==> flow/design.v <==
module Mips_Processor (
    input             clk,
    input             rst,
    output     [15:0] mem_addr,
    output            mem_wr,
    output     [15:0] mem_wdata,
    input      [15:0] mem_rdata,
    output reg        wb_we,
    output reg [3:0]  wb_rd,
    output reg [15:0] wb_data
);
    localparam OP_ADD  = 4'd0,  OP_ADDM = 4'd1,  OP_SUB = 4'd2,  OP_ADDI = 4'd3;
    localparam OP_MUL  = 4'd4,  OP_AND  = 4'd5,  OP_SHL = 4'd6,  OP_LW   = 4'd7;
    localparam OP_LWI  = 4'd8,  OP_SW   = 4'd9,  OP_SWI = 4'd10, OP_CLR  = 4'd11;
    localparam OP_LI   = 4'd12, OP_CMP  = 4'd13, OP_BNE = 4'd14, OP_J    = 4'd15;
    reg  [15:0] pc;
    reg         ifid_valid;
    reg  [15:0] ifid_instr, ifid_pcp2;
    reg         idex_valid;
    reg  [3:0]  idex_op, idex_r1, idex_r2;
    reg  [15:0] idex_v1, idex_v2, idex_imm;
    reg         exmem_valid;
    reg  [3:0]  exmem_op, exmem_rd;
    reg  [15:0] exmem_res, exmem_s;
    reg         exmem_phase;
    reg  [15:0] sr, hi, lo;
    reg  [15:0] rf [0:15];
    function writes_reg(input [3:0] op);
        writes_reg = (op == OP_ADD) || (op == OP_ADDM) || (op == OP_SUB) || (op == OP_ADDI) ||
                     (op == OP_AND) || (op == OP_SHL) || (op == OP_LW) || (op == OP_LWI) ||
                     (op == OP_CLR) || (op == OP_LI);
    endfunction
    function uses_ba(input [3:0] op);
        uses_ba = (op == OP_ADDM) || (op == OP_LW) || (op == OP_LWI) || (op == OP_SW) || (op == OP_SWI);
    endfunction
    function uses_mem(input [3:0] op);
        uses_mem = uses_ba(op);
    endfunction
    function is_load(input [3:0] op);
        is_load = (op == OP_ADDM) || (op == OP_LW) || (op == OP_LWI);
    endfunction
    function b_is_reg(input [3:0] op);
        b_is_reg = (op == OP_ADD) || (op == OP_SUB) || (op == OP_MUL) || (op == OP_AND) || (op == OP_CMP);
    endfunction
    function b_shifted(input [3:0] op);
        b_shifted = (op == OP_ADDM) || (op == OP_LW) || (op == OP_LI);
    endfunction
    function real_rd(input [3:0] r);
        real_rd = (r != 4'd0) && (r != 4'd9) && (r != 4'd12) && (r != 4'd13);
    endfunction
    wire mem_port   = exmem_valid && uses_mem(exmem_op);
    wire two_phase  = (exmem_op == OP_LWI) || (exmem_op == OP_SWI);
    wire stall_mem  = exmem_valid && two_phase && !exmem_phase;
    wire [15:0] data_addr = exmem_res;
    assign mem_addr  = mem_port ? data_addr : pc;
    assign mem_wr    = exmem_valid && ((exmem_op == OP_SW) || (exmem_op == OP_SWI && exmem_phase));
    assign mem_wdata = exmem_s;
    reg [15:0] mem_result;
    always @* begin
        case (exmem_op)
            OP_ADDM:       mem_result = exmem_s + mem_rdata;
            OP_LW, OP_LWI: mem_result = mem_rdata;
            default:       mem_result = exmem_res;
        endcase
    end
    wire mem_we       = exmem_valid && writes_reg(exmem_op) && !stall_mem;
    wire mem_fwd_ok   = exmem_valid && writes_reg(exmem_op) && !is_load(exmem_op) && real_rd(exmem_rd);
    wire wb_real      = wb_we && real_rd(wb_rd);
    function [15:0] fwd(input [3:0] r, input [15:0] v);
        if (mem_fwd_ok && exmem_rd == r)
            fwd = exmem_res;
        else if (wb_real && wb_rd == r)
            fwd = wb_data;
        else
            fwd = v;
    endfunction
    wire [15:0] f1 = fwd(idex_r1, idex_v1);
    wire [15:0] f2 = fwd(idex_r2, idex_v2);
    wire [15:0] ex_a = uses_ba(idex_op) ? f2 : f1;
    wire [15:0] ex_b = b_is_reg(idex_op) ? f2 : idex_imm;
    wire [16:0] ex_diff = {1'b0, ex_a} + {1'b0, ~ex_b} + 17'd1;
    wire        ex_eq   = (ex_a == ex_b);
    wire [31:0] ex_prod = ex_a * ex_b;
    wire [15:0] ex_shl  = (ex_b[15:4] != 12'd0) ? 16'd0 : (ex_a << ex_b[3:0]);
    reg [15:0] ex_res;
    always @* begin
        case (idex_op)
            OP_SUB:  ex_res = ex_diff[15:0];
            OP_AND:  ex_res = ex_a & ex_b;
            OP_SHL:  ex_res = ex_shl;
            OP_CLR:  ex_res = 16'd0;
            OP_LI:   ex_res = ex_b;
            default: ex_res = ex_a + ex_b;
        endcase
    end
    wire [15:0] ex_sr = {ex_eq, ex_diff[15], ex_diff[16],
                         (ex_a[15] != ex_b[15]) && (ex_diff[15] != ex_a[15]), 12'd0};
    wire [3:0]  id_op = ifid_instr[15:12];
    wire [3:0]  id_r1 = ifid_instr[11:8];
    wire [3:0]  id_r2 = uses_ba(id_op) ? 4'd10 : ifid_instr[7:4];
    wire [15:0] id_sx = {{8{ifid_instr[7]}}, ifid_instr[7:0]};
    wire [15:0] id_imm = b_shifted(id_op) ? {id_sx[14:0], 1'b0} : id_sx;
    function [15:0] rd_reg(input [3:0] r);
        if (r == 4'd0)
            rd_reg = 16'd0;
        else if (r == 4'd9)
            rd_reg = sr;
        else if (r == 4'd12)
            rd_reg = hi;
        else if (r == 4'd13)
            rd_reg = lo;
        else if (wb_real && wb_rd == r)
            rd_reg = wb_data;
        else
            rd_reg = rf[r];
    endfunction
    wire id_reads1 = ifid_valid && (id_op != OP_LI) && (id_op != OP_CLR) && (id_op != OP_BNE) &&
                     (id_op != OP_J) && (!uses_ba(id_op) || id_op == OP_ADDM || id_op == OP_SW || id_op == OP_SWI);
    wire id_reads2 = ifid_valid && (b_is_reg(id_op) || uses_ba(id_op));
    wire ex_load   = idex_valid && writes_reg(idex_op) && is_load(idex_op);
    wire load_use  = ex_load && ((id_reads1 && id_r1 == idex_r1) || (id_reads2 && id_r2 == idex_r1));
    function spec_hit(input [3:0] r);
        spec_hit = idex_valid && (((idex_op == OP_CMP) && r == 4'd9) ||
                                  ((idex_op == OP_MUL) && (r == 4'd12 || r == 4'd13)));
    endfunction
    wire spec_use  = (id_reads1 && spec_hit(id_r1)) || (id_reads2 && spec_hit(id_r2));
    wire stall_id  = load_use || spec_use;
    wire id_go     = ifid_valid && !stall_mem && !stall_id;
    wire ex_cmp    = idex_valid && (idex_op == OP_CMP);
    wire br_taken  = ifid_valid && (id_op == OP_BNE) && (ex_cmp ? !ex_eq : !sr[15]);
    wire redirect  = id_go && (br_taken || id_op == OP_J);
    wire [15:0] br_target = ifid_pcp2 + {id_sx[14:0], 1'b0};
    wire [15:0] j_target  = {ifid_pcp2[15:13], ifid_instr[11:0], 1'b0};
    wire fetch    = !mem_port;                  
    wire if_hold  = stall_mem || (ifid_valid && stall_id);
    wire [15:0] pcp2 = pc + 16'd2;
    integer i;
    always @(posedge clk) begin
        if (rst) begin
            pc <= 16'd0;
            ifid_valid <= 1'b0;
            idex_valid <= 1'b0;
            exmem_valid <= 1'b0;
            exmem_phase <= 1'b0;
            wb_we <= 1'b0;
            sr <= 16'd0;
            hi <= 16'd0;
            lo <= 16'd0;
            for (i = 0; i < 16; i = i + 1)
                rf[i] <= 16'd0;
        end else begin
            if (wb_real)
                rf[wb_rd] <= wb_data;
            wb_we   <= mem_we;
            wb_rd   <= exmem_rd;
            wb_data <= mem_result;
            if (stall_mem) begin
                exmem_phase <= 1'b1;
                exmem_res   <= mem_rdata;
                idex_v1     <= f1;
                idex_v2     <= f2;
            end else begin
                exmem_valid <= idex_valid && (idex_op != OP_BNE) && (idex_op != OP_J);
                exmem_op    <= idex_op;
                exmem_rd    <= idex_r1;
                exmem_res   <= ex_res;
                exmem_s     <= f1;
                exmem_phase <= 1'b0;
                if (idex_valid && idex_op == OP_CMP)
                    sr <= ex_sr;
                if (idex_valid && idex_op == OP_MUL) begin
                    hi <= ex_prod[31:16];
                    lo <= ex_prod[15:0];
                end
                idex_valid <= id_go;
                idex_op    <= id_op;
                idex_r1    <= id_r1;
                idex_r2    <= id_r2;
                idex_v1    <= rd_reg(id_r1);
                idex_v2    <= rd_reg(id_r2);
                idex_imm   <= id_imm;
            end
            if (redirect) begin
                pc <= (id_op == OP_J) ? j_target : br_target;
                ifid_valid <= 1'b0;
            end else if (!if_hold) begin
                if (fetch) begin
                    pc <= pcp2;
                    ifid_valid <= 1'b1;
                    ifid_instr <= mem_rdata;
                    ifid_pcp2  <= pcp2;
                end else begin
                    ifid_valid <= 1'b0;
                end
            end
        end
    end
endmodule
Appendix: tool output

======== Reports on Mips_Processor ========
Each step is given for the RTL above and for the edited RTL.
Lines under "before" count in the file above, lines under "after" in the edited file.
"difference": "after" minus "before" as printed here. "rel. change": 100 x difference / "before".
A cell with n/a has no value.
set-up
  top ..................................... Mips_Processor
  clock port .............................. clk
  standard-cell library ................... sky130hd
  library corner .......................... tt_025C_1v80

======== Diff ========
Unified diff, file above to edited file.
The edited RTL no longer does the same as the RTL above: the edit was made by script, with no optimisation intended.
begin of diff
@@ -77,5 +77,5 @@
     wire [15:0] f1 = fwd(idex_r1, idex_v1);
     wire [15:0] f2 = fwd(idex_r2, idex_v2);
-    wire [15:0] ex_a = uses_ba(idex_op) ? f2 : f1;
+    wire [15:0] ex_a = f2;
     wire [15:0] ex_b = b_is_reg(idex_op) ? f2 : idex_imm;
     wire [16:0] ex_diff = {1'b0, ex_a} + {1'b0, ~ex_b} + 17'd1;
end of diff

======== After elaboration ========
Counts by Yosys on the flattened word-level netlist (proc, flatten, opt, wreduce; memories kept). Print and check cells are left out. Cells with the same type and inputs are merged into one.
Memory sizes are those after Yosys's memory passes, which may raise the word count (mostly to a power of two), join words into wider ones and drop unused or constant bits.
storage and ports
  element                      before  after  difference  rel. change (%)
  cells after elaboration      275     270    -5          -1.82
  bits of input ports          18      18     0           0.00
  output and inout bits        54      54     0           0.00
  memories kept                1       1      0           0.00
  RAM bits                     256     256    0           0.00
  flip-flop bits (word level)  202     202    0           0.00
cells by class
  element                           before  after  difference  rel. change (%)
  equality and inequality tests     67      65     -2          -2.99
  bitwise gates (word level)        7       7      0           0.00
  mux-type cells                    40      39     -1          -2.50
  multiply operators                1       1      0           0.00
  shifts and indexed selects        1       1      0           0.00
  add/sub/neg operators             6       6      0           0.00
  reductions and logical operators  128     126    -2          -1.56
operator list
  cell                                 before  after  difference  rel. change (%)
  1-bit logical OR                     54      52     -2          -3.70
  4-bit equality test with constant B  24      22     -2          -8.33
  16-bit 2-to-1 mux                    27      26     -1          -3.70
Operator kinds equal on both sides are left out: 31.

======== Logic depth ========
Longest topological path by Yosys (ltp), each cell counted once; first at word level (registers and memories cut), then after technology mapping (sequential cells cut; the memories' decode and read muxes count).
depth
  element                        before  after  difference  rel. change (%)
  depth in word-level cells      25      25     0           0.00
  ABC_AREA                       0       0      n/a         n/a
  mapped depth                   37      36     -1          -2.70
  gate-level depth less buffers  31      31     0           0.00

======== After synthesis ========
The flow's flattened synthesis, as Yosys stat reports it; memories are mapped. The netlist is that of the ABC_AREA named above (0 if unset); the other value can give another one.
synthesis totals
  element                          before    after     difference  rel. change (%)
  flip-flops                       462       462       0           0.00
  area of sequential cells (um2)   13,262.7  13,262.7  0.0         0.00
  buffer cells                     241       246       +5          +2.07
  cell count                       3,664     3,643     -21         -0.57
  cell area after synthesis (um2)  36,456.2  36,224.7  -231.5      -0.64
cells by type
  type                        before  after  difference  rel. change (%)
  sky130_fd_sc_hd__nand3_1    92      38     -54         -58.70
  sky130_fd_sc_hd__a211oi_1   87      140    +53         +60.92
  sky130_fd_sc_hd__nand2_1    404     456    +52         +12.87
  sky130_fd_sc_hd__nor2_1     284     250    -34         -11.97
  sky130_fd_sc_hd__nor2b_1    53      81     +28         +52.83
  sky130_fd_sc_hd__a31oi_1    43      70     +27         +62.79
  sky130_fd_sc_hd__a21oi_1    170     145    -25         -14.71
  sky130_fd_sc_hd__o22ai_1    16      36     +20         +125.00
  sky130_fd_sc_hd__nand4_1    32      14     -18         -56.25
  sky130_fd_sc_hd__nor4_1     21      7      -14         -66.67
  sky130_fd_sc_hd__inv_1      280     293    +13         +4.64
  sky130_fd_sc_hd__o2bb2ai_1  17      4      -13         -76.47
  sky130_fd_sc_hd__o21ai_0    124     135    +11         +8.87
  sky130_fd_sc_hd__mux2i_1    82      93     +11         +13.41
  sky130_fd_sc_hd__o211ai_1   18      7      -11         -61.11
  sky130_fd_sc_hd__a21o_1     27      37     +10         +37.04
  sky130_fd_sc_hd__a221o_1    14      4      -10         -71.43
  sky130_fd_sc_hd__inv_2      11      1      -10         -90.91
Cell types equal on both sides are left out: 18.
Not every row of either side is listed.

======== Worst setup path after synthesis ========
Source: OpenSTA report_checks on the synthesized netlist (no wires, ideal clock, input and output delay 20% of the period each), path of least setup slack; recovery checks are left aside. Register names are those of the netlist, which keeps one name where synthesis merged equal registers.
timing post-synthesis
  element                              before                  after                   difference  rel. change (%)
  path type                            flip-flop to flip-flop  flip-flop to flip-flop  n/a         n/a
  start point                          reg exmem_op[1]         reg exmem_op[0]         n/a         n/a
  end point                            reg hi[15]              reg hi[14]              n/a         n/a
  data required time (ns)              10.857                  10.926                  +0.069      +0.64
  stages on the path                   33                      31                      -2          -6.06
  arrival time (ns)                    8.620                   8.576                   -0.044      -0.51
  library setup time (ns)              0.143                   0.074                   -0.069      n/a
  path slack (ns)                      2.237                   2.350                   +0.113      n/a
  period (ns)                          11.0                    11.0                    0.0         0.00
  path buffers                         5                       4                       -1          -20.00
  launch time at the first pin (ns)    0.000                   0.000                   0.000       n/a
  delay of the path (ns)               8.763                   8.650                   -0.113      -1.29
  period reached after synthesis (ns)  8.763                   8.65                    -0.113      -1.29
"delay of the path" = arrival - input delay + setup time.
"stages on the path": output pins that drive a net of the path, with the launching flip-flop's if there is one; two outputs of one cell count as two.
"period reached after synthesis" = period - worst setup slack (recovery checks aside). The figure is calculated, with input and output delays left at 20% of the set period.
The rows between start and end are the longest chain of elaborated cells between them; the timing report does not say that the signal goes this way. Where chains are equally long, one stands for them.
Each line given opens the expression or statement behind the cell; cells for indexed reads and writes are added by Yosys, which also makes memories of some case tables.
between the ends, post-synthesis, before
  cells stage by stage .................... sky130_fd_sc_hd__edfxtp_1 > sky130_fd_sc_hd__and4b_4 > sky130_fd_sc_hd__nor3_4 > sky130_fd_sc_hd__or4b_1 > sky130_fd_sc_hd__buf_2 > sky130_fd_sc_hd__buf_2 > sky130_fd_sc_hd__buf_2 > sky130_fd_sc_hd__buf_2 > sky130_fd_sc_hd__or2_2 > sky130_fd_sc_hd__a31oi_1 > sky130_fd_sc_hd__clkbuf_1 > sky130_fd_sc_hd__nor2_1 > sky130_fd_sc_hd__fa_1 > sky130_fd_sc_hd__inv_1 > sky130_fd_sc_hd__fa_1 > sky130_fd_sc_hd__fa_1 > sky130_fd_sc_hd__inv_1 > sky130_fd_sc_hd__fa_1 > sky130_fd_sc_hd__fa_1 > sky130_fd_sc_hd__inv_1 > sky130_fd_sc_hd__fa_1 > sky130_fd_sc_hd__inv_1 > sky130_fd_sc_hd__ha_1 > sky130_fd_sc_hd__a21o_1 > sky130_fd_sc_hd__a21o_1 > sky130_fd_sc_hd__a221oi_1 > sky130_fd_sc_hd__a31oi_1 > sky130_fd_sc_hd__a31o_2 > sky130_fd_sc_hd__a31oi_1 > sky130_fd_sc_hd__o211ai_1 > sky130_fd_sc_hd__a32oi_1 > sky130_fd_sc_hd__a221o_1 > sky130_fd_sc_hd__a41oi_1
  length of the longest elaborated chain .. 17
  elaborated cells between the ends (all ways) .. 38
ends and longest elaborated chain, post-synthesis, before
  element                                         line  source
  from (decl)                                     23    reg  [3:0]  exmem_op, exmem_rd;
  from (assign)                                   164   exmem_op    <= idex_op;
  4-bit logical NOT                               29    writes_reg = (op == OP_ADD) || (op == OP_ADDM) || (op == OP_SUB) || (op == OP_ADDI) ||
  1-bit logical OR (9 in a row)                   29
  1-bit logical AND (3 in a row)                  67    wire mem_fwd_ok   = exmem_valid && writes_reg(exmem_op) && !is_load(exmem_op) && real_rd(exmem_rd);
  1-bit logical AND                               70    if (mem_fwd_ok && exmem_rd == r)
  16-bit 2-to-1 mux                               70
  16-bit 2-to-1 mux                               79    wire [15:0] ex_a = uses_ba(idex_op) ? f2 : f1;
  16-bit by 16-bit multiplier with 32-bit output  83    wire [31:0] ex_prod = ex_a * ex_b;
  to (assign)                                     147   hi <= 16'd0;
  to (assign)                                     172   hi <= ex_prod[31:16];
  to (decl)                                       26    reg  [15:0] sr, hi, lo;
between the ends, post-synthesis, after
  cells stage by stage .................... sky130_fd_sc_hd__edfxtp_1 > sky130_fd_sc_hd__buf_2 > sky130_fd_sc_hd__and4b_4 > sky130_fd_sc_hd__nor3_4 > sky130_fd_sc_hd__or4b_1 > sky130_fd_sc_hd__buf_4 > sky130_fd_sc_hd__and3_1 > sky130_fd_sc_hd__o21ai_2 > sky130_fd_sc_hd__clkbuf_1 > sky130_fd_sc_hd__clkbuf_1 > sky130_fd_sc_hd__nand2_1 > sky130_fd_sc_hd__fa_1 > sky130_fd_sc_hd__fa_1 > sky130_fd_sc_hd__fa_1 > sky130_fd_sc_hd__inv_1 > sky130_fd_sc_hd__fa_1 > sky130_fd_sc_hd__fa_1 > sky130_fd_sc_hd__inv_1 > sky130_fd_sc_hd__fa_1 > sky130_fd_sc_hd__inv_1 > sky130_fd_sc_hd__ha_1 > sky130_fd_sc_hd__and3_1 > sky130_fd_sc_hd__or4b_2 > sky130_fd_sc_hd__o21ai_0 > sky130_fd_sc_hd__o2111ai_1 > sky130_fd_sc_hd__nand2_1 > sky130_fd_sc_hd__nand4_1 > sky130_fd_sc_hd__a41oi_1 > sky130_fd_sc_hd__a21oi_1 > sky130_fd_sc_hd__or4b_2 > sky130_fd_sc_hd__a31oi_1
  length of the longest elaborated chain .. 17
  elaborated cells between the ends (all ways) .. 35
ends and longest elaborated chain, post-synthesis, after
  element                                         line  source
  from (decl)                                     23    reg  [3:0]  exmem_op, exmem_rd;
  from (assign)                                   164   exmem_op    <= idex_op;
  4-bit logical NOT                               29    writes_reg = (op == OP_ADD) || (op == OP_ADDM) || (op == OP_SUB) || (op == OP_ADDI) ||
  1-bit logical OR (9 in a row)                   29
  1-bit logical AND (3 in a row)                  67    wire mem_fwd_ok   = exmem_valid && writes_reg(exmem_op) && !is_load(exmem_op) && real_rd(exmem_rd);
  1-bit logical AND                               70    if (mem_fwd_ok && exmem_rd == r)
  16-bit 2-to-1 mux                               70
  16-bit 2-to-1 mux                               80    wire [15:0] ex_b = b_is_reg(idex_op) ? f2 : idex_imm;
  16-bit by 16-bit multiplier with 32-bit output  83    wire [31:0] ex_prod = ex_a * ex_b;
  to (assign)                                     147   hi <= 16'd0;
  to (assign)                                     172   hi <= ex_prod[31:16];
  to (decl)                                       26    reg  [15:0] sr, hi, lo;

======== Timing after layout ========
From the final timing report of each run of pair A: the path of least setup slack in the routed layout; clock arrival at registers is part of the times.
timing post-layout
  element                            before                  after                   difference  rel. change (%)
  path type                          flip-flop to flip-flop  flip-flop to flip-flop  n/a         n/a
  start point                        reg exmem_op[0]         reg exmem_op[0]         n/a         n/a
  end point                          reg hi[15]              reg hi[14]              n/a         n/a
  library setup time (ns)            0.17                    0.08                    -0.09       n/a
  launch time at the first pin (ns)  0.61                    0.59                    -0.02       -3.28
  period (ns)                        11.0                    11.0                    0.0         0.00
  stages on the path                 31                      30                      -1          -3.23
  path slack (ns)                    0.78                    0.52                    -0.26       n/a
  path buffers                       2                       0                       -2          -100.00
  arrival time (ns)                  10.67                   11.00                   +0.33       +3.09
  data required time (ns)            11.45                   11.52                   +0.07       +0.61
The rows between start and end are the longest chain of elaborated cells between them; the timing report does not say that the signal goes this way. Where chains are equally long, one stands for them.
between the ends, post-layout, before
  cells stage by stage .................... sky130_fd_sc_hd__edfxtp_1 > sky130_fd_sc_hd__nor4b_2 > sky130_fd_sc_hd__nor3_4 > sky130_fd_sc_hd__buf_4 > sky130_fd_sc_hd__or4b_1 > sky130_fd_sc_hd__buf_4 > sky130_fd_sc_hd__mux2_4 > sky130_fd_sc_hd__o221ai_2 > sky130_fd_sc_hd__inv_1 > sky130_fd_sc_hd__ha_1 > sky130_fd_sc_hd__inv_1 > sky130_fd_sc_hd__fa_1 > sky130_fd_sc_hd__inv_1 > sky130_fd_sc_hd__fa_1 > sky130_fd_sc_hd__fa_1 > sky130_fd_sc_hd__fa_1 > sky130_fd_sc_hd__fa_1 > sky130_fd_sc_hd__inv_1 > sky130_fd_sc_hd__fa_1 > sky130_fd_sc_hd__inv_1 > sky130_fd_sc_hd__ha_1 > sky130_fd_sc_hd__nand2_1 > sky130_fd_sc_hd__nor2_1 > sky130_fd_sc_hd__a221oi_1 > sky130_fd_sc_hd__a31oi_1 > sky130_fd_sc_hd__a31o_2 > sky130_fd_sc_hd__a31oi_1 > sky130_fd_sc_hd__o211ai_1 > sky130_fd_sc_hd__a32oi_1 > sky130_fd_sc_hd__a221o_1 > sky130_fd_sc_hd__a41oi_1
  length of the longest elaborated chain .. 17
  elaborated cells between the ends (all ways) .. 38
ends and longest elaborated chain, post-layout, before
  element                                         line  source
  from (decl)                                     23    reg  [3:0]  exmem_op, exmem_rd;
  from (assign)                                   164   exmem_op    <= idex_op;
  4-bit logical NOT                               29    writes_reg = (op == OP_ADD) || (op == OP_ADDM) || (op == OP_SUB) || (op == OP_ADDI) ||
  1-bit logical OR (9 in a row)                   29
  1-bit logical AND (3 in a row)                  67    wire mem_fwd_ok   = exmem_valid && writes_reg(exmem_op) && !is_load(exmem_op) && real_rd(exmem_rd);
  1-bit logical AND                               70    if (mem_fwd_ok && exmem_rd == r)
  16-bit 2-to-1 mux                               70
  16-bit 2-to-1 mux                               79    wire [15:0] ex_a = uses_ba(idex_op) ? f2 : f1;
  16-bit by 16-bit multiplier with 32-bit output  83    wire [31:0] ex_prod = ex_a * ex_b;
  to (assign)                                     147   hi <= 16'd0;
  to (assign)                                     172   hi <= ex_prod[31:16];
  to (decl)                                       26    reg  [15:0] sr, hi, lo;
between the ends, post-layout, after
  cells stage by stage .................... sky130_fd_sc_hd__edfxtp_1 > sky130_fd_sc_hd__nor4b_1 > sky130_fd_sc_hd__nor3_4 > sky130_fd_sc_hd__nor4b_4 > sky130_fd_sc_hd__nand2_1 > sky130_fd_sc_hd__o21a_1 > sky130_fd_sc_hd__o21ai_1 > sky130_fd_sc_hd__inv_1 > sky130_fd_sc_hd__nor2_1 > sky130_fd_sc_hd__fa_1 > sky130_fd_sc_hd__inv_1 > sky130_fd_sc_hd__fa_1 > sky130_fd_sc_hd__fa_1 > sky130_fd_sc_hd__inv_1 > sky130_fd_sc_hd__fa_1 > sky130_fd_sc_hd__fa_1 > sky130_fd_sc_hd__inv_1 > sky130_fd_sc_hd__fa_1 > sky130_fd_sc_hd__inv_1 > sky130_fd_sc_hd__ha_1 > sky130_fd_sc_hd__inv_1 > sky130_fd_sc_hd__or4b_2 > sky130_fd_sc_hd__o21ai_0 > sky130_fd_sc_hd__o2111ai_1 > sky130_fd_sc_hd__nand2_1 > sky130_fd_sc_hd__nand4_1 > sky130_fd_sc_hd__a41oi_1 > sky130_fd_sc_hd__a21oi_1 > sky130_fd_sc_hd__or4b_2 > sky130_fd_sc_hd__a31oi_1
  length of the longest elaborated chain .. 17
  elaborated cells between the ends (all ways) .. 35
ends and longest elaborated chain, post-layout, after
  element                                         line  source
  from (decl)                                     23    reg  [3:0]  exmem_op, exmem_rd;
  from (assign)                                   164   exmem_op    <= idex_op;
  4-bit logical NOT                               29    writes_reg = (op == OP_ADD) || (op == OP_ADDM) || (op == OP_SUB) || (op == OP_ADDI) ||
  1-bit logical OR (9 in a row)                   29
  1-bit logical AND (3 in a row)                  67    wire mem_fwd_ok   = exmem_valid && writes_reg(exmem_op) && !is_load(exmem_op) && real_rd(exmem_rd);
  1-bit logical AND                               70    if (mem_fwd_ok && exmem_rd == r)
  16-bit 2-to-1 mux                               70
  16-bit 2-to-1 mux                               80    wire [15:0] ex_b = b_is_reg(idex_op) ? f2 : idex_imm;
  16-bit by 16-bit multiplier with 32-bit output  83    wire [31:0] ex_prod = ex_a * ex_b;
  to (assign)                                     147   hi <= 16'd0;
  to (assign)                                     172   hi <= ex_prod[31:16];
  to (decl)                                       26    reg  [15:0] sr, hi, lo;

======== Flow runs ========
Runs of the flow (Yosys, OpenROAD) on both versions; the two runs of a pair have the same settings. The constraints put input and output delay at 20% of the set period each and load the outputs with 0.01 pF.
flow settings, pair A
  CORE_UTILIZATION ........................ 40
  PLACE_DENSITY ........................... 0.6
  period_ns ............................... 11.0
  CAP_MARGIN .............................. 20
  CORE_MARGIN ............................. 2
  SLEW_MARGIN ............................. 20
measured results, pair A
  element                                  before    after     difference  rel. change (%)
  total design power (mW)                  14.007    13.099    -0.908      -6.48
  setup TNS (ns)                           0.000     0.000     0.000       n/a
  worst hold slack after layout (ns)       0.490     0.471     -0.019      n/a
  chip area after synthesis (Yosys) (um2)  36,456.2  36,224.7  -231.5      -0.64
  standard-cell area after layout (um2)    40,393.7  40,060.9  -332.8      -0.82
  area of the die (um2)                    93,571.8  92,985.4  -586.4      -0.63
  reached clock period (ns)                10.221    10.480    +0.259      +2.53
  utilization after routing (%)            44.8      44.6      -0.2        n/a
  worst setup slack after layout (ns)      0.779     0.520     -0.259      n/a
flow settings, pair B
  CAP_MARGIN .............................. 35
  CELL_PAD_IN_SITES_DETAIL_PLACEMENT ...... 1
  CELL_PAD_IN_SITES_GLOBAL_PLACEMENT ...... 1
  CORE_MARGIN ............................. 10
  CORE_UTILIZATION ........................ 26
  CTS_CLUSTER_DIAMETER .................... 189
  GPL_ROUTABILITY_DRIVEN .................. 1
  MIN_ROUTING_LAYER ....................... met2
  SETUP_SLACK_MARGIN ...................... 2.57
  TNS_END_PERCENT ......................... 15
  period_ns ............................... 8.9
  SLEW_MARGIN ............................. 20
measured results, pair B
  element                                  before     after      difference  rel. change (%)
  setup TNS (ns)                           0.000      0.000      0.000       n/a
  worst hold slack after layout (ns)       0.473      0.476      +0.003      n/a
  chip area after synthesis (Yosys) (um2)  36,456.2   36,224.7   -231.5      -0.64
  standard-cell area after layout (um2)    44,557.7   43,415.4   -1,142.3    -2.56
  area of the die (um2)                    155,595.0  154,657.0  -938.0      -0.60
  reached clock period (ns)                8.478      8.311      -0.167      -1.97
  utilization after routing (%)            32.0       31.5       -0.5        n/a
  worst setup slack after layout (ns)      0.422      0.589      +0.167      n/a
"reached clock period": clock period set for the run, less the worst setup slack. It is reckoned from that one timing run; input and output delays stay at 20% of the period that was set.
"total design power" rests on the timing tool's default activity at the inputs, not on a simulated workload.
